==> flow/design.v <==
module RA1SH (
   Q,
   CLK,
   CEN,
   WEN,
   A,
   D,
   OEN
);
   parameter BITS = 16;
   parameter word_depth = 16;
   parameter addr_width = 4;
   output [BITS-1:0] Q;
   input CLK;
   input CEN;
   input WEN;
   input [addr_width-1:0] A;
   input [BITS-1:0] D;
   input OEN;
   reg [BITS-1:0] mem [0:word_depth-1];
   reg [BITS-1:0] Qi;
   always @(posedge CLK) begin
      if (!CEN) begin
         if (!WEN) begin
            mem[A] <= D;
            Qi <= D;
         end else begin
            Qi <= mem[A];
         end
      end
   end
   assign Q = OEN ? {BITS{1'b0}} : Qi;
endmodule
module CPU(
				clk,
			  rst_n,
		   IO_stall,
         awid_m_inf,
       awaddr_m_inf,
       awsize_m_inf,
      awburst_m_inf,
        awlen_m_inf,
      awvalid_m_inf,
      awready_m_inf,
        wdata_m_inf,
        wlast_m_inf,
       wvalid_m_inf,
       wready_m_inf,
          bid_m_inf,
        bresp_m_inf,
       bvalid_m_inf,
       bready_m_inf,
         arid_m_inf,
       araddr_m_inf,
        arlen_m_inf,
       arsize_m_inf,
      arburst_m_inf,
      arvalid_m_inf,
      arready_m_inf, 
          rid_m_inf,
        rdata_m_inf,
        rresp_m_inf,
        rlast_m_inf,
       rvalid_m_inf,
       rready_m_inf 
);
input  wire clk, rst_n;
output reg  IO_stall;
parameter ID_WIDTH = 4 , ADDR_WIDTH = 32, DATA_WIDTH = 16, DRAM_NUMBER=2, WRIT_NUMBER=1;
output  wire [WRIT_NUMBER * ID_WIDTH-1:0]        awid_m_inf;
output  wire [WRIT_NUMBER * ADDR_WIDTH-1:0]    awaddr_m_inf;
output  wire [WRIT_NUMBER * 3 -1:0]            awsize_m_inf;
output  wire [WRIT_NUMBER * 2 -1:0]           awburst_m_inf;
output  wire [WRIT_NUMBER * 7 -1:0]             awlen_m_inf;
output  wire [WRIT_NUMBER-1:0]                awvalid_m_inf;
input   wire [WRIT_NUMBER-1:0]                awready_m_inf;
output  wire [WRIT_NUMBER * DATA_WIDTH-1:0]     wdata_m_inf;
output  wire [WRIT_NUMBER-1:0]                  wlast_m_inf;
output  wire [WRIT_NUMBER-1:0]                 wvalid_m_inf;
input   wire [WRIT_NUMBER-1:0]                 wready_m_inf;
input   wire [WRIT_NUMBER * ID_WIDTH-1:0]         bid_m_inf;
input   wire [WRIT_NUMBER * 2 -1:0]             bresp_m_inf;
input   wire [WRIT_NUMBER-1:0]             	   bvalid_m_inf;
output  wire [WRIT_NUMBER-1:0]                 bready_m_inf;
output  wire [DRAM_NUMBER * ID_WIDTH-1:0]       arid_m_inf;
output  wire [DRAM_NUMBER * ADDR_WIDTH-1:0]   araddr_m_inf;
output  wire [DRAM_NUMBER * 7 -1:0]            arlen_m_inf;
output  wire [DRAM_NUMBER * 3 -1:0]           arsize_m_inf;
output  wire [DRAM_NUMBER * 2 -1:0]          arburst_m_inf;
output  wire [DRAM_NUMBER-1:0]               arvalid_m_inf;
input   wire [DRAM_NUMBER-1:0]               arready_m_inf;
input   wire [DRAM_NUMBER * ID_WIDTH-1:0]         rid_m_inf;
input   wire [DRAM_NUMBER * DATA_WIDTH-1:0]     rdata_m_inf;
input   wire [DRAM_NUMBER * 2 -1:0]             rresp_m_inf;
input   wire [DRAM_NUMBER-1:0]                  rlast_m_inf;
input   wire [DRAM_NUMBER-1:0]                 rvalid_m_inf;
output  wire [DRAM_NUMBER-1:0]                 rready_m_inf;
reg  [3:0]current_state ;
reg  [3:0]next_state ;
reg signed [15:0] core_r0 , core_r1 , core_r2 , core_r3 ;
reg signed [15:0] core_r4 , core_r5 , core_r6 , core_r7 ;
reg signed [15:0] core_r8 , core_r9 , core_r10, core_r11;
reg signed [15:0] core_r12, core_r13, core_r14, core_r15;
wire  MEM_cen, MEM_oen;
reg   MEM_wen;
wire  [3:0]MEM_adr;
reg   [15:0]MEM_in ;
wire  [15:0] MEM_out;
wire  [2:0]opcode;
wire  [3:0]rs,rt,rd;
wire  func;
wire  signed[4:0]imm;
wire  [15:0]address;
wire  [15:0]inst;
reg   [15:0]inst_reg1, inst_reg2;
reg   signed [15:0]rs_data,rt_data,rd_data;
reg   in_valid_inst ;
wire  out_valid_inst ;
reg   signed [12:0] pc ;
reg   [4:0]inst_mode ; 
wire  signed [15:0]data_addr;
wire  out_finish_data;
reg   in_valid_data_write ;
reg   in_valid_data_read;
wire  out_valid_data ;
wire  signed[15:0]load_data ;
parameter EMPTY         = 5'd0 ;
parameter ADD           = 5'd1 ;
parameter SUB           = 5'd2 ;
parameter SLT           = 5'd3 ;
parameter MUL           = 5'd4 ;
parameter LOAD          = 5'd5 ;
parameter STORE         = 5'd6 ;
parameter BRANCH        = 5'd7 ;
parameter JUMP          = 5'd8 ;
parameter IDLE              = 4'd0  ;
parameter INST_FETCH_1      = 4'd1  ;
parameter INST_FETCH_2      = 4'd2  ;
parameter SRAM_STORE        = 4'd3  ;
parameter SRAM_TAKE         = 4'd4  ;
parameter INST_DECODE       = 4'd5  ;
parameter EXECUTE           = 4'd6  ;
parameter DATA_LOAD         = 4'd7  ;
parameter DATA_STORE        = 4'd8  ;
parameter WAIT_OUT_FINISH   = 4'd9  ;
parameter WAIT_OUT_VALID_DATA = 4'd10 ;
parameter WRITE_BACK        = 4'd11 ;
parameter CHECK_REG         = 4'd12 ;
assign opcode = inst_reg2[15:13] ;
assign rs     = inst_reg2[12: 9] ;
assign rt     = inst_reg2[ 8: 5] ;
assign rd     = inst_reg2[ 4: 1] ;
assign func   = inst_reg2[0] ;
assign imm    = inst_reg2[ 4: 0] ;
assign address = { 3'b000 , inst_reg2[12:0] } ;
assign data_addr = {4'b0001, ((rs_data + imm) * 2 )} ;  
always@(posedge clk or negedge rst_n)begin
  if(!rst_n)  current_state <= IDLE ;
  else        current_state <= next_state ;
end
always@(*)begin
    case(current_state)
        IDLE : begin
            next_state = INST_FETCH_1 ;
        end
        INST_FETCH_1 : begin
            next_state = INST_FETCH_2 ;
        end
        INST_FETCH_2 : begin
            if(out_valid_inst)  next_state = SRAM_STORE  ;
            else                next_state = INST_FETCH_2 ;
        end
        SRAM_STORE : begin
            next_state = SRAM_TAKE;
        end
        SRAM_TAKE : begin
            next_state = INST_DECODE;
        end
        INST_DECODE : begin
            next_state = EXECUTE ;
        end
        EXECUTE : begin
            if(opcode[2:1] == 2'b00)      next_state = WRITE_BACK  ;  
            else if(opcode == 3'b011)     next_state = DATA_LOAD   ;  
            else if(opcode == 3'b010)     next_state = DATA_STORE  ;  
            else                          next_state = CHECK_REG   ;  
        end
        WRITE_BACK : begin
            next_state = CHECK_REG ;
        end
        DATA_LOAD : begin
            next_state = WAIT_OUT_VALID_DATA;
        end
        DATA_STORE : begin
            next_state = WAIT_OUT_FINISH;
        end
        WAIT_OUT_VALID_DATA :begin
            if(out_valid_data)      next_state = CHECK_REG ;
            else                    next_state = WAIT_OUT_VALID_DATA ;
        end
        WAIT_OUT_FINISH : begin
            if(out_finish_data)  next_state = CHECK_REG;
            else                 next_state = WAIT_OUT_FINISH ;
        end
        CHECK_REG : begin
            next_state = IDLE ;
        end
        default: next_state = current_state ;
    endcase
end
always@(posedge clk or negedge rst_n)begin
    if(!rst_n)    pc <= 13'b0;
    else begin
        if(current_state == CHECK_REG) begin
            if(opcode == 3'b101 &&  (rs_data== rt_data) )    pc  <= pc + 2 + (imm << 1)  ;   
            else if(opcode == 3'b100 )                       pc  <= address;
            else pc <= pc + 2 ;
        end
    end 
end
always@(*)begin
    case(current_state)
        INST_FETCH_1 : in_valid_inst = 1 ;
        default :      in_valid_inst = 0;
    endcase
end
always@(*)begin
    case(current_state)
        DATA_LOAD : in_valid_data_read = 1 ;
        default :      in_valid_data_read = 0;
    endcase
end
always@(*)begin
    case(current_state)
        SRAM_STORE : MEM_wen = 0 ;
        default :    MEM_wen = 1 ;
    endcase
end
always@(*)begin
    case(current_state)
        SRAM_STORE : MEM_in = inst_reg1;
        default :    MEM_in = 0;
    endcase
end
always@(posedge clk or negedge rst_n)begin
    if(!rst_n)      inst_reg1 <= 0;
    else if(out_valid_inst)  inst_reg1 <= inst;
 end
 always@(posedge clk or negedge rst_n)begin
    if(!rst_n)      inst_reg2 <= 0;
    else if(current_state == SRAM_TAKE) inst_reg2 <= MEM_out;
 end
always@(*)begin
    case(opcode)
        3'b000 : begin
            if(func)    inst_mode = ADD ;
            else        inst_mode = SUB ;
        end 
        3'b001 : begin
            if(func)    inst_mode = SLT ;
            else        inst_mode = MUL ;
        end
        3'b011 :        inst_mode = LOAD    ;
        3'b010 :        inst_mode = STORE   ;
        3'b101 :        inst_mode = BRANCH  ;      
        3'b100 :        inst_mode = JUMP    ;
        default : inst_mode = EMPTY ;
    endcase
end
always @(posedge clk or negedge rst_n) begin
    if (!rst_n)     rs_data <= 0 ;
    else begin
        if (current_state == INST_DECODE) begin
            case(rs)
                0:      rs_data <= core_r0  ;
                1:      rs_data <= core_r1  ;
                2:      rs_data <= core_r2  ;
                3:      rs_data <= core_r3  ;
                4:      rs_data <= core_r4  ;
                5:      rs_data <= core_r5  ;
                6:      rs_data <= core_r6  ;
                7:      rs_data <= core_r7  ;
                8:      rs_data <= core_r8  ;
                9:      rs_data <= core_r9  ;
                10:     rs_data <= core_r10 ; 
                11:     rs_data <= core_r11 ; 
                12:     rs_data <= core_r12 ; 
                13:     rs_data <= core_r13 ; 
                14:     rs_data <= core_r14 ; 
                15:     rs_data <= core_r15 ; 
            endcase
        end         
    end
end
always @(posedge clk or negedge rst_n) begin
    if (!rst_n)     rt_data <= 0 ;
    else begin
        if (current_state == INST_DECODE) begin
            case(rt)
                0:      rt_data <= core_r0  ;
                1:      rt_data <= core_r1  ;
                2:      rt_data <= core_r2  ;
                3:      rt_data <= core_r3  ;
                4:      rt_data <= core_r4  ;
                5:      rt_data <= core_r5  ;
                6:      rt_data <= core_r6  ;
                7:      rt_data <= core_r7  ;
                8:      rt_data <= core_r8  ;
                9:      rt_data <= core_r9  ;
                10:     rt_data <= core_r10 ; 
                11:     rt_data <= core_r11 ; 
                12:     rt_data <= core_r12 ; 
                13:     rt_data <= core_r13 ; 
                14:     rt_data <= core_r14 ; 
                15:     rt_data <= core_r15 ; 
            endcase
        end         
    end
end
always@(posedge clk or negedge rst_n)begin
    if(!rst_n)      rd_data <= 0 ;
    else begin
        if(current_state == EXECUTE) begin
            case(inst_mode)
                ADD : rd_data <= rs_data + rt_data ;
                SUB : rd_data <= rs_data - rt_data ;
                SLT : begin
                    if(rt_data > rs_data)   rd_data <= 1'b1 ;
                    else                    rd_data <= 1'b0;
                end 
                MUL : rd_data <= rs_data * rt_data ;
                default : rd_data <= 0 ;
            endcase
        end
    end
end
always@(*)begin
    case(current_state)
        DATA_STORE :          in_valid_data_write = 1'b1;
        default :             in_valid_data_write = 1'b0;
    endcase
end
always@(posedge clk or negedge rst_n)begin
    if(!rst_n)begin
        IO_stall <= 1;
    end
    else begin
        case(current_state)
            CHECK_REG : IO_stall <= 0;
            default: IO_stall <= 1 ;
        endcase
    end
end
always@(posedge clk or negedge rst_n)begin
    if(!rst_n)begin
        core_r0  <= 0;
    end
    else begin
        if(current_state == WRITE_BACK && rd == 0) core_r0 <= rd_data ;
        else if (out_valid_data==1     && rt == 0) core_r0 <= load_data ;
    end
end
always@(posedge clk or negedge rst_n)begin
    if(!rst_n)begin
        core_r1  <= 0;
    end
    else begin
        if(current_state == WRITE_BACK && rd == 1) core_r1 <= rd_data ;
        else if (out_valid_data==1     && rt == 1) core_r1 <= load_data ;
    end
end
always@(posedge clk or negedge rst_n)begin
    if(!rst_n)begin
        core_r2  <= 0;
    end
    else begin
        if(current_state == WRITE_BACK && rd == 2) core_r2 <= rd_data ;
        else if (out_valid_data==1     && rt == 2) core_r2 <= load_data ;
    end
end
always@(posedge clk or negedge rst_n)begin
    if(!rst_n)begin
        core_r3  <= 0;
    end
    else begin
        if(current_state == WRITE_BACK && rd == 3) core_r3 <= rd_data ;
        else if (out_valid_data==1     && rt == 3) core_r3 <= load_data ;
    end
end
always@(posedge clk or negedge rst_n)begin
    if(!rst_n)begin
        core_r4  <= 0;
    end
    else begin
        if(current_state == WRITE_BACK && rd == 4) core_r4 <= rd_data ;
        else if (out_valid_data==1     && rt == 4) core_r4 <= load_data ;
    end
end
always@(posedge clk or negedge rst_n)begin
    if(!rst_n)begin
        core_r5  <= 0;
    end
    else begin
        if(current_state == WRITE_BACK && rd == 5) core_r5 <= rd_data ;
        else if (out_valid_data==1     && rt == 5) core_r5 <= load_data ;
    end
end
always@(posedge clk or negedge rst_n)begin
    if(!rst_n)begin
        core_r6  <= 0;
    end
    else begin
        if(current_state == WRITE_BACK && rd == 6) core_r6 <= rd_data ;
        else if (out_valid_data==1     && rt == 6) core_r6 <= load_data ;
    end
end
always@(posedge clk or negedge rst_n)begin
    if(!rst_n)begin
        core_r7  <= 0;
    end
    else begin
        if(current_state == WRITE_BACK && rd == 7) core_r7 <= rd_data ;
        else if (out_valid_data==1     && rt == 7) core_r7 <= load_data ;
    end
end
always@(posedge clk or negedge rst_n)begin
    if(!rst_n)begin
        core_r8  <= 0;
    end
    else begin
        if(current_state == WRITE_BACK && rd == 8) core_r8 <= rd_data ;
        else if (out_valid_data==1     && rt == 8) core_r8 <= load_data ;
    end
end
always@(posedge clk or negedge rst_n)begin
    if(!rst_n)begin
        core_r9  <= 0;
    end
    else begin
        if(current_state == WRITE_BACK && rd == 9) core_r9 <= rd_data ;
        else if (out_valid_data==1     && rt == 9) core_r9 <= load_data ;
    end
end
always@(posedge clk or negedge rst_n)begin
    if(!rst_n)begin
        core_r10  <= 0;
    end
    else begin
        if(current_state == WRITE_BACK && rd == 10) core_r10 <= rd_data ;
        else if (out_valid_data==1     && rt == 10) core_r10 <= load_data ;
    end
end
always@(posedge clk or negedge rst_n)begin
    if(!rst_n)begin
        core_r11  <= 0;
    end
    else begin
        if(current_state == WRITE_BACK && rd == 11) core_r11 <= rd_data ;
        else if (out_valid_data==1     && rt == 11) core_r11 <= load_data ;
    end
end
always@(posedge clk or negedge rst_n)begin
    if(!rst_n)begin
        core_r12  <= 0;
    end
    else begin
        if(current_state == WRITE_BACK && rd == 12) core_r12 <= rd_data ;
        else if (out_valid_data==1     && rt == 12) core_r12 <= load_data ;
    end
end
always@(posedge clk or negedge rst_n)begin
    if(!rst_n)begin
        core_r13  <= 0;
    end
    else begin
        if(current_state == WRITE_BACK && rd == 13) core_r13 <= rd_data ;
        else if (out_valid_data==1     && rt == 13) core_r13 <= load_data ;
    end
end
always@(posedge clk or negedge rst_n)begin
    if(!rst_n)begin
        core_r14  <= 0;
    end
    else begin
        if(current_state == WRITE_BACK && rd == 14) core_r14 <= rd_data ;
        else if (out_valid_data==1     && rt == 14) core_r14 <= load_data ;
    end
end
always@(posedge clk or negedge rst_n)begin
    if(!rst_n)begin
        core_r15  <= 0;
    end
    else begin
        if(current_state == WRITE_BACK && rd == 15) core_r15 <= rd_data ;
        else if (out_valid_data==1     && rt == 15) core_r15 <= load_data ;
    end
end
assign MEM_cen = 0 ;
assign MEM_oen = 0 ;
assign MEM_adr = 0 ;
RA1SH X_0 (.Q(MEM_out) , .CLK(clk), .CEN(MEM_cen), .WEN(MEM_wen) , .A(MEM_adr) , .D(MEM_in), .OEN(MEM_oen));
read_DRAM_instruction Read_Inst(
                .clk(clk),
              .rst_n(rst_n),
           .in_valid(in_valid_inst),
            .in_addr(pc),
          .out_valid(out_valid_inst),
           .out_inst(inst),
         .arid_m_inf(arid_m_inf[DRAM_NUMBER * ID_WIDTH-1:ID_WIDTH]),
       .araddr_m_inf(araddr_m_inf[DRAM_NUMBER * ADDR_WIDTH-1:ADDR_WIDTH]),
        .arlen_m_inf(arlen_m_inf[DRAM_NUMBER * 7 -1:7]),
       .arsize_m_inf(arsize_m_inf[DRAM_NUMBER * 3 -1:3]),
      .arburst_m_inf(arburst_m_inf[DRAM_NUMBER * 2 -1:2]),
      .arvalid_m_inf(arvalid_m_inf[1]),
      .arready_m_inf(arready_m_inf[1]), 
          .rid_m_inf(rid_m_inf[DRAM_NUMBER * ID_WIDTH-1:ID_WIDTH]),
        .rdata_m_inf(rdata_m_inf[DRAM_NUMBER * DATA_WIDTH-1:DATA_WIDTH]),
        .rresp_m_inf(rresp_m_inf[DRAM_NUMBER * 2 -1:2]),
        .rlast_m_inf(rlast_m_inf[1]),
       .rvalid_m_inf(rvalid_m_inf[1]),
       .rready_m_inf(rready_m_inf[1]) 
);
read_DRAM_data read_DRAM_data(
                .clk(clk),
              .rst_n(rst_n),
           .in_valid(in_valid_data_read),
            .in_addr(data_addr[11:0]),
          .out_valid(out_valid_data),
           .out_data(load_data),
         .arid_m_inf(arid_m_inf[ID_WIDTH-1:0]),
       .araddr_m_inf(araddr_m_inf[ADDR_WIDTH-1:0]),
        .arlen_m_inf(arlen_m_inf[7 -1:0]),
       .arsize_m_inf(arsize_m_inf[3 -1:0]),
      .arburst_m_inf(arburst_m_inf[2 -1:0]),
      .arvalid_m_inf(arvalid_m_inf[0]),
      .arready_m_inf(arready_m_inf[0]), 
          .rid_m_inf(rid_m_inf[ID_WIDTH-1:0]),
        .rdata_m_inf(rdata_m_inf[DATA_WIDTH-1:0]),
        .rresp_m_inf(rresp_m_inf[2 -1:0]),
        .rlast_m_inf(rlast_m_inf[0]),
       .rvalid_m_inf(rvalid_m_inf[0]),
       .rready_m_inf(rready_m_inf[0]) 
);
write_DRAM_data WRITE_DATA(
                .clk(clk),
              .rst_n(rst_n),
           .in_valid(in_valid_data_write),
            .in_addr(data_addr[11:0]),
            .in_data(rt_data),
         .out_finish(out_finish_data),
         .awid_m_inf(awid_m_inf),
       .awaddr_m_inf(awaddr_m_inf),
       .awsize_m_inf(awsize_m_inf),
      .awburst_m_inf(awburst_m_inf),
        .awlen_m_inf(awlen_m_inf),
      .awvalid_m_inf(awvalid_m_inf),
      .awready_m_inf(awready_m_inf),
        .wdata_m_inf(wdata_m_inf),
        .wlast_m_inf(wlast_m_inf),
       .wvalid_m_inf(wvalid_m_inf),
       .wready_m_inf(wready_m_inf),
          .bid_m_inf(bid_m_inf),
        .bresp_m_inf(bresp_m_inf),
       .bvalid_m_inf(bvalid_m_inf),
       .bready_m_inf(bready_m_inf)
);
endmodule
module read_DRAM_instruction(
                clk,
              rst_n,
           in_valid,
            in_addr,
          out_valid,
           out_inst,
         arid_m_inf,
       araddr_m_inf,
        arlen_m_inf,
       arsize_m_inf,
      arburst_m_inf,
      arvalid_m_inf,
      arready_m_inf, 
          rid_m_inf,
        rdata_m_inf,
        rresp_m_inf,
        rlast_m_inf,
       rvalid_m_inf,
       rready_m_inf 
);
parameter ID_WIDTH = 4 , ADDR_WIDTH = 32, DATA_WIDTH = 16, DRAM_NUMBER=2, WRIT_NUMBER=1;
input  wire clk, rst_n;
input  in_valid;
input  [12:0] in_addr;  
output reg out_valid;
output reg [15:0] out_inst;
output  wire [ID_WIDTH-1:0]       arid_m_inf;
output  wire [ADDR_WIDTH-1:0]   araddr_m_inf;
output  wire [7 -1:0]            arlen_m_inf;
output  wire [3 -1:0]           arsize_m_inf;
output  wire [2 -1:0]          arburst_m_inf;
output  reg                    arvalid_m_inf;
input   wire                   arready_m_inf;
input   wire [ID_WIDTH-1:0]         rid_m_inf;
input   wire [DATA_WIDTH-1:0]     rdata_m_inf;
input   wire [2 -1:0]             rresp_m_inf;
input   wire                      rlast_m_inf;
input   wire                     rvalid_m_inf;
output  reg                      rready_m_inf;
reg     [1:0]current_state,next_state;
reg     [15:0]out_reg;
assign arid_m_inf = 0 ;
assign arlen_m_inf = 7'b0 ;
assign arsize_m_inf = 3'b001 ;
assign arburst_m_inf = 2'b01 ;
assign araddr_m_inf = {16'd0, 4'b0001, in_addr[11:0] };
parameter   IDLE = 2'd0;
parameter   SEND = 2'd1;
parameter   WAIT = 2'd2;
parameter   OUT  = 2'd3;
always@(posedge clk or negedge rst_n)begin
  if(!rst_n)  current_state <= 0;
  else current_state <= next_state;
end
always@(*)begin
    case(current_state)
        IDLE : begin
            if(in_valid)    next_state = SEND ;
            else            next_state = IDLE ;
        end
        SEND : begin
            if(arready_m_inf) next_state = WAIT ;
            else              next_state = SEND ;
        end
        WAIT : begin
            if(rlast_m_inf)  next_state = OUT ;
            else             next_state = WAIT;
        end
        OUT: begin
            next_state = IDLE;
        end
        default : next_state = current_state;
    endcase
end
always@(*)begin
    case(current_state)
        SEND : arvalid_m_inf = 1 ;
        default : arvalid_m_inf = 0;
    endcase
end
always@(*)begin
    case(current_state)
        WAIT : rready_m_inf = 1;
        default : rready_m_inf = 0;
    endcase
end
always@(*)begin
    case(current_state)
        OUT :     out_valid = 1;
        default : out_valid = 0;
    endcase
end
always@(posedge clk or negedge rst_n)begin
  if(!rst_n)            out_reg <= 0;
  else if(rlast_m_inf)  out_reg <= rdata_m_inf;
end
always@(*)begin
    case(current_state)
        OUT :     out_inst = out_reg ;  
        default : out_inst = 0 ; 
    endcase
end
endmodule
module read_DRAM_data(
                clk,
              rst_n,
           in_valid,
            in_addr,
            in_data,
          out_valid,
           out_data,
         arid_m_inf,
       araddr_m_inf,
        arlen_m_inf,
       arsize_m_inf,
      arburst_m_inf,
      arvalid_m_inf,
      arready_m_inf, 
          rid_m_inf,
        rdata_m_inf,
        rresp_m_inf,
        rlast_m_inf,
       rvalid_m_inf,
       rready_m_inf 
);
parameter ID_WIDTH = 4 , ADDR_WIDTH = 32, DATA_WIDTH = 16, DRAM_NUMBER=2, WRIT_NUMBER=1;
input  wire clk, rst_n;
input  in_valid;
input  [11:0] in_addr;
input  [15:0] in_data;
output reg out_valid;
output reg [15:0] out_data;
output  wire [ID_WIDTH-1:0]       arid_m_inf;
output  wire [ADDR_WIDTH-1:0]   araddr_m_inf;
output  wire [7 -1:0]            arlen_m_inf;
output  wire [3 -1:0]           arsize_m_inf;
output  wire [2 -1:0]          arburst_m_inf;
output  reg                    arvalid_m_inf;
input   wire                   arready_m_inf;
input   wire [ID_WIDTH-1:0]         rid_m_inf;
input   wire [DATA_WIDTH-1:0]     rdata_m_inf;
input   wire [2 -1:0]             rresp_m_inf;
input   wire                      rlast_m_inf;
input   wire                     rvalid_m_inf;
output  reg                      rready_m_inf;
parameter IDLE  = 2'd0 ;
parameter SEND  = 2'd1 ;
parameter WAIT  = 2'd2 ;
parameter OUT   = 2'd3 ;
reg      [1:0] current_state, next_state;
reg      [15:0]out_reg;
assign   arid_m_inf = 0 ;
assign   arlen_m_inf = 7'b0 ;
assign   arsize_m_inf = 3'b001 ;
assign   arburst_m_inf = 2'b01 ;
assign   araddr_m_inf = { 16'd0 , 4'b001 , in_addr } ;
always @(posedge clk or negedge rst_n) begin
    if (!rst_n)     current_state <= IDLE ;
    else            current_state <= next_state ;
end
always @(*)begin
    case(current_state)
        IDLE : begin
            if(in_valid)    next_state = SEND ;
            else            next_state = IDLE ;
        end
        SEND : begin
            if(arready_m_inf) next_state = WAIT ;
            else              next_state = SEND ; 
        end
        WAIT : begin
            if(rlast_m_inf)  next_state = OUT ;
            else             next_state = WAIT;
        end
        OUT : begin
            next_state = IDLE;
        end
        default : next_state = current_state ;
    endcase
end
always@(*)begin
    case(current_state)
        SEND : arvalid_m_inf = 1 ;
        default : arvalid_m_inf = 0;
    endcase
end
always@(*)begin
    case(current_state)
        WAIT :    rready_m_inf = 1;
        default : rready_m_inf = 0;
    endcase
end
always@(*)begin
    case(current_state)
        OUT :     out_valid = 1;
        default : out_valid = 0;
    endcase
end
always@(posedge clk or negedge rst_n)begin
  if(!rst_n)            out_reg <= 0;
  else if(rlast_m_inf)  out_reg <= rdata_m_inf;
end
always@(*)begin
    case(current_state)
        OUT :     out_data = out_reg ;  
        default : out_data = 0 ; 
    endcase
end
endmodule
module write_DRAM_data(
                clk,
              rst_n,
           in_valid,
            in_addr,
            in_data,
         out_finish,
         awid_m_inf,
       awaddr_m_inf,
       awsize_m_inf,
      awburst_m_inf,
        awlen_m_inf,
      awvalid_m_inf,
      awready_m_inf,
        wdata_m_inf,
        wlast_m_inf,
       wvalid_m_inf,
       wready_m_inf,
          bid_m_inf,
        bresp_m_inf,
       bvalid_m_inf,
       bready_m_inf
);
parameter ID_WIDTH = 4 , ADDR_WIDTH = 32, DATA_WIDTH = 16, DRAM_NUMBER=2, WRIT_NUMBER=1;
input  wire clk, rst_n;
input  in_valid;
input  [11:0] in_addr;  
input  [15:0] in_data;
output reg out_finish;
output  wire [ID_WIDTH-1:0]        awid_m_inf;
output  wire [ADDR_WIDTH-1:0]    awaddr_m_inf;
output  wire [3 -1:0]            awsize_m_inf;
output  wire [2 -1:0]           awburst_m_inf;
output  wire [7 -1:0]             awlen_m_inf;
output  reg                     awvalid_m_inf;
input   wire                    awready_m_inf;
output  reg  [DATA_WIDTH-1:0]     wdata_m_inf;
output  reg                       wlast_m_inf;
output  reg                      wvalid_m_inf;
input   wire                     wready_m_inf;
input   wire [ID_WIDTH-1:0]         bid_m_inf;
input   wire [2 -1:0]             bresp_m_inf;
input   wire                     bvalid_m_inf;
output  wire                     bready_m_inf;
parameter IDLE = 3'd0 ;
parameter SEND = 3'd1 ;
parameter WAIT = 3'd2 ;
parameter OUT  = 3'd3 ;
parameter RESPONSE = 3'd4;
reg  [2:0] current_state, next_state;
always @(posedge clk or negedge rst_n) begin
    if (!rst_n)     current_state <= IDLE ;
    else            current_state <= next_state ;
end
always @(*) begin
    case(current_state)
        IDLE : begin
            if(in_valid)        next_state = SEND ;
            else                next_state = IDLE ;
        end
        SEND : begin
            if(awready_m_inf)   next_state = WAIT ;
            else                next_state = SEND ;
        end
        WAIT : begin
            if(wready_m_inf)    next_state = OUT ;
            else                next_state = WAIT;
        end
        OUT : begin
            next_state = RESPONSE ;
        end
        RESPONSE : begin
            if(bvalid_m_inf) next_state = IDLE ;
            else             next_state = RESPONSE ;
        end
        default : next_state = current_state ;
    endcase
end
assign awid_m_inf = 0 ;
assign awlen_m_inf = 7'd0 ;
assign awsize_m_inf = 3'b001 ;
assign awburst_m_inf = 2'b01 ;
assign awaddr_m_inf = { 16'd0 , 4'b0001, in_addr } ;
assign bready_m_inf = (current_state == RESPONSE) ? 1 : 0 ;
always @(*) begin
    case(current_state)
        SEND :    awvalid_m_inf = 1 ;
        default : awvalid_m_inf = 0 ;
    endcase
end
always@(*)begin
    case(current_state)
        WAIT :    wvalid_m_inf = 1;
        default : wvalid_m_inf = 0;
    endcase
end
always@(*)begin
    case(current_state)
        WAIT :    wdata_m_inf = in_data ;
        default : wdata_m_inf = 0 ;
    endcase
end
always@(*)begin
    case(current_state)
        WAIT :    wlast_m_inf = 1;
        default : wlast_m_inf = 0;
    endcase
end
always@(*)begin
    case(current_state)
        OUT :     out_finish = 1;
        default : out_finish = 0;
    endcase
end
endmodule
=== Step by step through the tools: CPU ===
Each step is given for the RTL above and for the edited RTL.
Lines under "original" count in the file above, lines under "edited" in the edited file.
"change": "edited" minus "original" as printed here.
Library cell names are shortened.
The mark - stands for no value.

* Design top: CPU
* Clock: clk
* Cell library: sky130hd
* Corner: tt_025C_1v80

=== Diff ===
The edit as a unified diff against the file above.
This change comes from a script, not from a designer. The edited design behaves differently; no optimisation was intended.

<pre>
@@ -324,5 +324,5 @@
             case(inst_mode)
                 ADD : rd_data <= rs_data + rt_data ;
-                SUB : rd_data <= rs_data - rt_data ;
+                SUB : rd_data <= rs_data ^ rt_data ;
                 SLT : begin
                     if(rt_data > rs_data)   rd_data <= 1'b1 ;
</pre>

=== Word-level counts ===
Source: Yosys, flattened and elaborated, memories not mapped. Widths are those after wreduce. Registers that Yosys merges into a memory's read port (data or address) are not register bits. Print and check cells do not count. Equal cells are merged and count once.
Memory sizes are those after Yosys's memory passes, which may raise the word count (mostly to a power of two), join words into wider ones and drop unused or constant bits.

{| class="wikitable"
|+ Operators by class
! element !! original !! edited !! change
|-
| add/subtract/negate cells || 5 || 4 || -1
|-
| $mul || 1 || 1 || 0
|-
| $lt $le $gt $ge || 1 || 1 || 0
|-
| equal/unequal tests || 77 || 77 || 0
|-
| mux-type cells || 81 || 81 || 0
|-
| bitwise gates (word level) || 0 || 1 || +1
|-
| reductions and logical operators || 60 || 60 || 0
|}

{| class="wikitable"
|+ Operators with widths
! cell !! original !! edited !! change
|-
| 16-bit subtractor || 1 || 0 || -1
|-
| 16-bit bitwise XOR || 0 || 1 || +1
|}

Operator kinds equal on both sides are left out: 38.

{| class="wikitable"
|+ Word-level totals
! element !! original !! edited !! change
|-
| flip-flop bits (word level) || 393 || 393 || 0
|-
| memory bits (writable) || 256 || 256 || 0
|-
| word width x clocked read ports || 16 || 16 || 0
|-
| memory cells || 1 || 1 || 0
|-
| input bits || 61 || 61 || 0
|-
| output and inout port bits || 169 || 169 || 0
|-
| word-level cells || 255 || 255 || 0
|}

{| class="wikitable"
|+ Memories
! element !! original !! edited
|-
| shape (words x width / read and write ports) || X_0.mem 16x16 r1 w1 || X_0.mem 16x16 r1 w1
|}

=== Longest topological paths ===
Yosys ltp: most cells in a row. Word level: on the elaborated netlist, between registers, memories and ports. Mapped: between sequential cells and ports; inverters and the memories' decode and read muxes count.

{| class="wikitable"
|+ Depth
! element !! original !! edited !! change
|-
| word-level depth || 5 || 5 || 0
|-
| ABC_AREA || 0 || 0 || -
|-
| mapped depth || 24 || 24 || 0
|-
| gate-level depth less buffers || 23 || 23 || 0
|}

=== Synthesis result ===
Yosys stat after the flow's synthesis: flattened, memories mapped to cells. It holds for the ABC_AREA given above (unset counts as 0); a run with the other value may have another netlist.

{| class="wikitable"
|+ Cells by type
! type !! original !! edited !! change
|-
| a22oi_1 || 175 || 134 || -41
|-
| and2_1 || 7 || 34 || +27
|-
| nand2_1 || 225 || 246 || +21
|-
| nand4_1 || 43 || 23 || -20
|-
| mux2_2 || 63 || 76 || +13
|-
| a21oi_1 || 245 || 233 || -12
|-
| o221ai_1 || 32 || 20 || -12
|-
| inv_1 || 198 || 187 || -11
|-
| clkbuf_1 || 161 || 150 || -11
|-
| o21ai_1 || 11 || 1 || -10
|-
| a222oi_1 || 0 || 10 || +10
|-
| nor3_1 || 22 || 15 || -7
|-
| o21ai_0 || 161 || 167 || +6
|-
| a221oi_1 || 27 || 33 || +6
|-
| o2111ai_1 || 2 || 8 || +6
|-
| a22o_1 || 28 || 33 || +5
|-
| buf_1 || 16 || 21 || +5
|-
| nor2b_1 || 13 || 18 || +5
|}

Cell types equal on both sides are left out: 13.
Not every row of either side is listed.

{| class="wikitable"
|+ Synthesis totals
! element !! original !! edited !! change
|-
| mapped cells || 3098 || 3085 || -13
|-
| cell area after synthesis (um^2) || 28760.1 || 28738.8 || -21.3
|-
| sequential part of the area (um^2) || 10671.5 || 10671.5 || 0.0
|-
| flip-flop cells || 423 || 423 || 0
|-
| buffers || 353 || 351 || -2
|}

The figures by module come from a second, unflattened synthesis with its own total; it is not the netlist above.

{| class="wikitable"
|+ Second synthesis, totals
! element !! original !! edited !! change
|-
| cell total of the unflattened synthesis || 3662 || 3592 || -70
|-
| area (unflattened synthesis) (um^2) || 39420.3 || 39038.7 || -381.6
|}

Rows give one instance, submodules left out.

{| class="wikitable"
|+ Modules, original
! module !! times used !! cells !! area (um^2) !! sequential area (um^2)
|-
| CPU || 1 || 2837 || 25619.6 || 9086.2
|-
| RA1SH || 1 || 512 || 10598.9 || 8167.8
|-
| read_DRAM_data || 1 || 114 || 1258.7 || 501.7
|-
| read_DRAM_instruction || 1 || 114 || 1258.7 || 501.7
|-
| write_DRAM_data || 1 || 85 || 684.4 || 126.4
|}

{| class="wikitable"
|+ Modules, edited
! module !! times used !! cells !! area (um^2) !! sequential area (um^2)
|-
| CPU || 1 || 2767 || 25238.0 || 9086.2
|-
| RA1SH || 1 || 512 || 10598.9 || 8167.8
|-
| read_DRAM_data || 1 || 114 || 1258.7 || 501.7
|-
| read_DRAM_instruction || 1 || 114 || 1258.7 || 501.7
|-
| write_DRAM_data || 1 || 85 || 684.4 || 126.4
|}

=== Path before layout ===
Source: OpenSTA report_checks on the synthesized netlist (no wires, ideal clock, input and output delay 20% of the period each), path of least setup slack; recovery checks are left aside. Register names are those of the netlist, which keeps one name where synthesis merged equal registers.

{| class="wikitable"
|+ Path post-synthesis
! element !! original !! edited !! change
|-
| kind || reg-to-reg || reg-to-reg || -
|-
| start || register rt_data[4] || register rt_data[2] || -
|-
| end || register rd_data[13] || register rd_data[13] || -
|-
| period (ps) || 6000 || 6000 || 0
|-
| library setup time (ps) || 132 || 126 || -6
|-
| launch time at the first pin (ps) || 0 || 0 || 0
|-
| arrival (ps) || 5156 || 5065 || -91
|-
| data required time (ps) || 5868 || 5874 || +6
|-
| path slack (ps) || 712 || 809 || +97
|-
| delay of the path (ps) || 5288 || 5191 || -97
|-
| stages on the path || 21 || 19 || -2
|-
| buffers on the path || 1 || 1 || 0
|-
| synthesis period reached (ps) || 5288 || 5191 || -97
|}

"delay of the path" = arrival - input delay + setup time.
"stages on the path" counts driving pins, that of a launching flip-flop among them; a cell with two outputs on the path counts twice.
"synthesis period reached" is the clock period less the worst setup slack; recovery checks do not enter. This is arithmetic on one report: input and output delays are still those of the set period (20% each).
Between the ends stands the longest chain of elaborated cells between them, by number of cells; it is not shown to be the way that was timed. Of several equally long chains one is given.
Each line given opens the expression or statement behind the cell; cells for indexed reads and writes are added by Yosys, which also makes memories of some case tables.
A register here has more assigning lines than the two given.

Between the ends, post-synthesis, original:
* Cell sequence: dfrtp_1 -> inv_1 -> clkbuf_1 -> nor2_1 -> fa_1 -> inv_1 -> fa_1 -> fa_1 -> fa_1 -> inv_1 -> fa_1 -> inv_1 -> fa_1 -> inv_1 -> ha_1 -> nand3_1 -> a21oi_1 -> or4_1 -> nand3_1 -> and3b_1 -> o21ai_1
* Length of the longest elaborated chain: 2
* Elaborated cells between the ends (all ways): 4
* Source lines of those cells: 4
* Classes of those cells: add/sub (2); mul (1); mux (1)

{| class="wikitable"
|+ RTL lines, path post-synthesis, original
! element !! line !! source
|-
| start: declaration || 116 || <nowiki>reg   signed [15:0]rs_data,rt_data,rd_data;</nowiki>
|-
| start: assignment || 300 || <nowiki>0:      rt_data <= core_r0  ;</nowiki>
|-
| start: assignment || 301 || <nowiki>1:      rt_data <= core_r1  ;</nowiki>
|-
| 16-bit by 16-bit multiplier with 16-bit output || 331 || <nowiki>MUL : rd_data <= rs_data * rt_data ;</nowiki>
|-
| 16-bit parallel mux with 4-bit select || 324 || <nowiki>case(inst_mode)</nowiki>
|-
| end: assignment || 325 || <nowiki>ADD : rd_data <= rs_data + rt_data ;</nowiki>
|-
| end: assignment || 326 || <nowiki>SUB : rd_data <= rs_data - rt_data ;</nowiki>
|-
| end: declaration || 116 ||
|}

Between the ends, post-synthesis, edited:
* Cell sequence: dfrtp_1 -> clkbuf_1 -> nand2_1 -> fa_1 -> fa_1 -> fa_1 -> fa_1 -> inv_1 -> fa_1 -> inv_1 -> fa_1 -> inv_1 -> ha_1 -> a21oi_1 -> nor2b_1 -> a41oi_1 -> and2b_1 -> xnor2_1 -> a221o_1
* Length of the longest elaborated chain: 2
* Elaborated cells between the ends (all ways): 3
* Source lines of those cells: 3
* Classes of those cells: add/sub (1); mul (1); mux (1)

{| class="wikitable"
|+ RTL lines, path post-synthesis, edited
! element !! line !! source
|-
| start: declaration || 116 || <nowiki>reg   signed [15:0]rs_data,rt_data,rd_data;</nowiki>
|-
| start: assignment || 300 || <nowiki>0:      rt_data <= core_r0  ;</nowiki>
|-
| start: assignment || 301 || <nowiki>1:      rt_data <= core_r1  ;</nowiki>
|-
| 16-bit by 16-bit multiplier with 16-bit output || 331 || <nowiki>MUL : rd_data <= rs_data * rt_data ;</nowiki>
|-
| 16-bit parallel mux with 4-bit select || 324 || <nowiki>case(inst_mode)</nowiki>
|-
| end: assignment || 325 || <nowiki>ADD : rd_data <= rs_data + rt_data ;</nowiki>
|-
| end: assignment || 326 || <nowiki>SUB : rd_data <= rs_data ^ rt_data ;</nowiki>
|-
| end: declaration || 116 ||
|}

=== Path in the finished layout ===
Path of least setup slack in the final report of the runs of set A (OpenROAD, finished layout, wires in). Where an end is a register, its clock arrival counts in the times.
The report prints the path's times to 10 ps; the period is as set.

{| class="wikitable"
|+ Path after layout
! element !! original !! edited !! change
|-
| kind || reg-to-reg || reg-to-reg || -
|-
| start || register rs_data[9] || register rs_data[9] || -
|-
| end || register rd_data[15] || register rd_data[13] || -
|-
| period (ps) || 5880 || 5880 || 0
|-
| library setup time (ps) || 130 || 120 || -10
|-
| launch time at the first pin (ps) || 570 || 580 || +10
|-
| arrival (ps) || 6130 || 6020 || -110
|-
| data required time (ps) || 6330 || 6340 || +10
|-
| path slack (ps) || 210 || 320 || +110
|-
| stages on the path || 20 || 18 || -2
|-
| buffers on the path || 1 || 0 || -1
|}

Between the ends stands the longest chain of elaborated cells between them, by number of cells; it is not shown to be the way that was timed. Of several equally long chains one is given.
A register here has more assigning lines than the two given.

Between the ends, after layout, original:
* Cell sequence: dfrtp_1 -> buf_4 -> inv_1 -> nor2_1 -> fa_1 -> inv_1 -> fa_1 -> inv_1 -> fa_1 -> fa_1 -> fa_1 -> inv_1 -> fa_1 -> inv_1 -> ha_1 -> or3_1 -> o21ai_0 -> a21oi_1 -> xnor2_1 -> o31ai_1
* Length of the longest elaborated chain: 2
* Elaborated cells between the ends (all ways): 4
* Source lines of those cells: 4
* Classes of those cells: add/sub (2); mul (1); mux (1)

{| class="wikitable"
|+ RTL lines, path after layout, original
! element !! line !! source
|-
| start: declaration || 116 || <nowiki>reg   signed [15:0]rs_data,rt_data,rd_data;</nowiki>
|-
| start: assignment || 275 || <nowiki>0:      rs_data <= core_r0  ;</nowiki>
|-
| start: assignment || 276 || <nowiki>1:      rs_data <= core_r1  ;</nowiki>
|-
| 16-bit by 16-bit multiplier with 16-bit output || 331 || <nowiki>MUL : rd_data <= rs_data * rt_data ;</nowiki>
|-
| 16-bit parallel mux with 4-bit select || 324 || <nowiki>case(inst_mode)</nowiki>
|-
| end: assignment || 325 || <nowiki>ADD : rd_data <= rs_data + rt_data ;</nowiki>
|-
| end: assignment || 326 || <nowiki>SUB : rd_data <= rs_data - rt_data ;</nowiki>
|-
| end: declaration || 116 ||
|}

Between the ends, after layout, edited:
* Cell sequence: dfrtp_1 -> nand2_1 -> fa_1 -> fa_1 -> fa_1 -> fa_1 -> inv_1 -> fa_1 -> inv_1 -> fa_1 -> inv_1 -> ha_1 -> a21oi_1 -> nor2b_1 -> a41oi_1 -> and2b_1 -> xnor2_1 -> a221o_1
* Length of the longest elaborated chain: 2
* Elaborated cells between the ends (all ways): 3
* Source lines of those cells: 3
* Classes of those cells: add/sub (1); mul (1); mux (1)

{| class="wikitable"
|+ RTL lines, path after layout, edited
! element !! line !! source
|-
| start: declaration || 116 || <nowiki>reg   signed [15:0]rs_data,rt_data,rd_data;</nowiki>
|-
| start: assignment || 275 || <nowiki>0:      rs_data <= core_r0  ;</nowiki>
|-
| start: assignment || 276 || <nowiki>1:      rs_data <= core_r1  ;</nowiki>
|-
| 16-bit by 16-bit multiplier with 16-bit output || 331 || <nowiki>MUL : rd_data <= rs_data * rt_data ;</nowiki>
|-
| 16-bit parallel mux with 4-bit select || 324 || <nowiki>case(inst_mode)</nowiki>
|-
| end: assignment || 325 || <nowiki>ADD : rd_data <= rs_data + rt_data ;</nowiki>
|-
| end: assignment || 326 || <nowiki>SUB : rd_data <= rs_data ^ rt_data ;</nowiki>
|-
| end: declaration || 116 ||
|}

=== Layout results ===
Runs of the flow (Yosys, OpenROAD) on both versions; the two runs of a pair have the same settings. The constraints put input and output delay at 20% of the set period each and load the outputs with 0.01 pF.

Flow settings, set A:
* period_ns: 5.88
* CAP_MARGIN: 20
* CORE_MARGIN: 2
* CORE_UTILIZATION: 40
* SLEW_MARGIN: 20

{| class="wikitable"
|+ Final reports, set A
! element !! original !! edited !! change
|-
| netlist area reported by Yosys (um^2) || 28760.1 || 28738.8 || -21.3
|-
| die area (um^2) || 74060.2 || 74005.8 || -54.4
|-
| standard-cell area after layout (um^2) || 31799.2 || 31934.4 || +135.2
|-
| utilization after routing (%) || 44.6 || 44.7 || +0.1
|-
| setup slack of the critical path (ps) || 207 || 321 || +114
|-
| summed negative setup slack (ps) || 0 || 0 || 0
|-
| smallest hold slack (ps) || 417 || 394 || -23
|-
| total power after layout (mW) || 6.290 || 6.623 || +0.333
|-
| reached clock period (ps) || 5673 || 5559 || -114
|}

Flow settings, set B:
* CELL_PAD_IN_SITES_DETAIL_PLACEMENT: 1
* CELL_PAD_IN_SITES_GLOBAL_PLACEMENT: 2
* CORE_UTILIZATION: 38
* CTS_CLUSTER_DIAMETER: 96
* MIN_ROUTING_LAYER: met2
* PLACE_DENSITY_LB_ADDON: 0.12
* SETUP_SLACK_MARGIN: 1.24
* SLEW_MARGIN: 25
* TNS_END_PERCENT: 100
* period_ns: 6.59
* CAP_MARGIN: 20
* CORE_MARGIN: 2

{| class="wikitable"
|+ Final reports, set B
! element !! original !! edited !! change
|-
| netlist area reported by Yosys (um^2) || 28760.1 || 28738.8 || -21.3
|-
| die area (um^2) || 77902.4 || 77843.8 || -58.6
|-
| standard-cell area after layout (um^2) || 32935.3 || 32730.1 || -205.2
|-
| utilization after routing (%) || 44.1 || 43.8 || -0.3
|-
| setup slack of the critical path (ps) || 1249 || 1225 || -24
|-
| summed negative setup slack (ps) || 0 || 0 || 0
|-
| smallest hold slack (ps) || 398 || 392 || -6
|-
| total power after layout (mW) || 5.979 || 5.974 || -0.005
|-
| reached clock period (ps) || 5341 || 5365 || +24
|}

"reached clock period" = clock period - worst setup slack. The figure is calculated, with input and output delays left at 20% of the set period.
"total power after layout" rests on the timing tool's default activity at the inputs, not on a simulated workload.
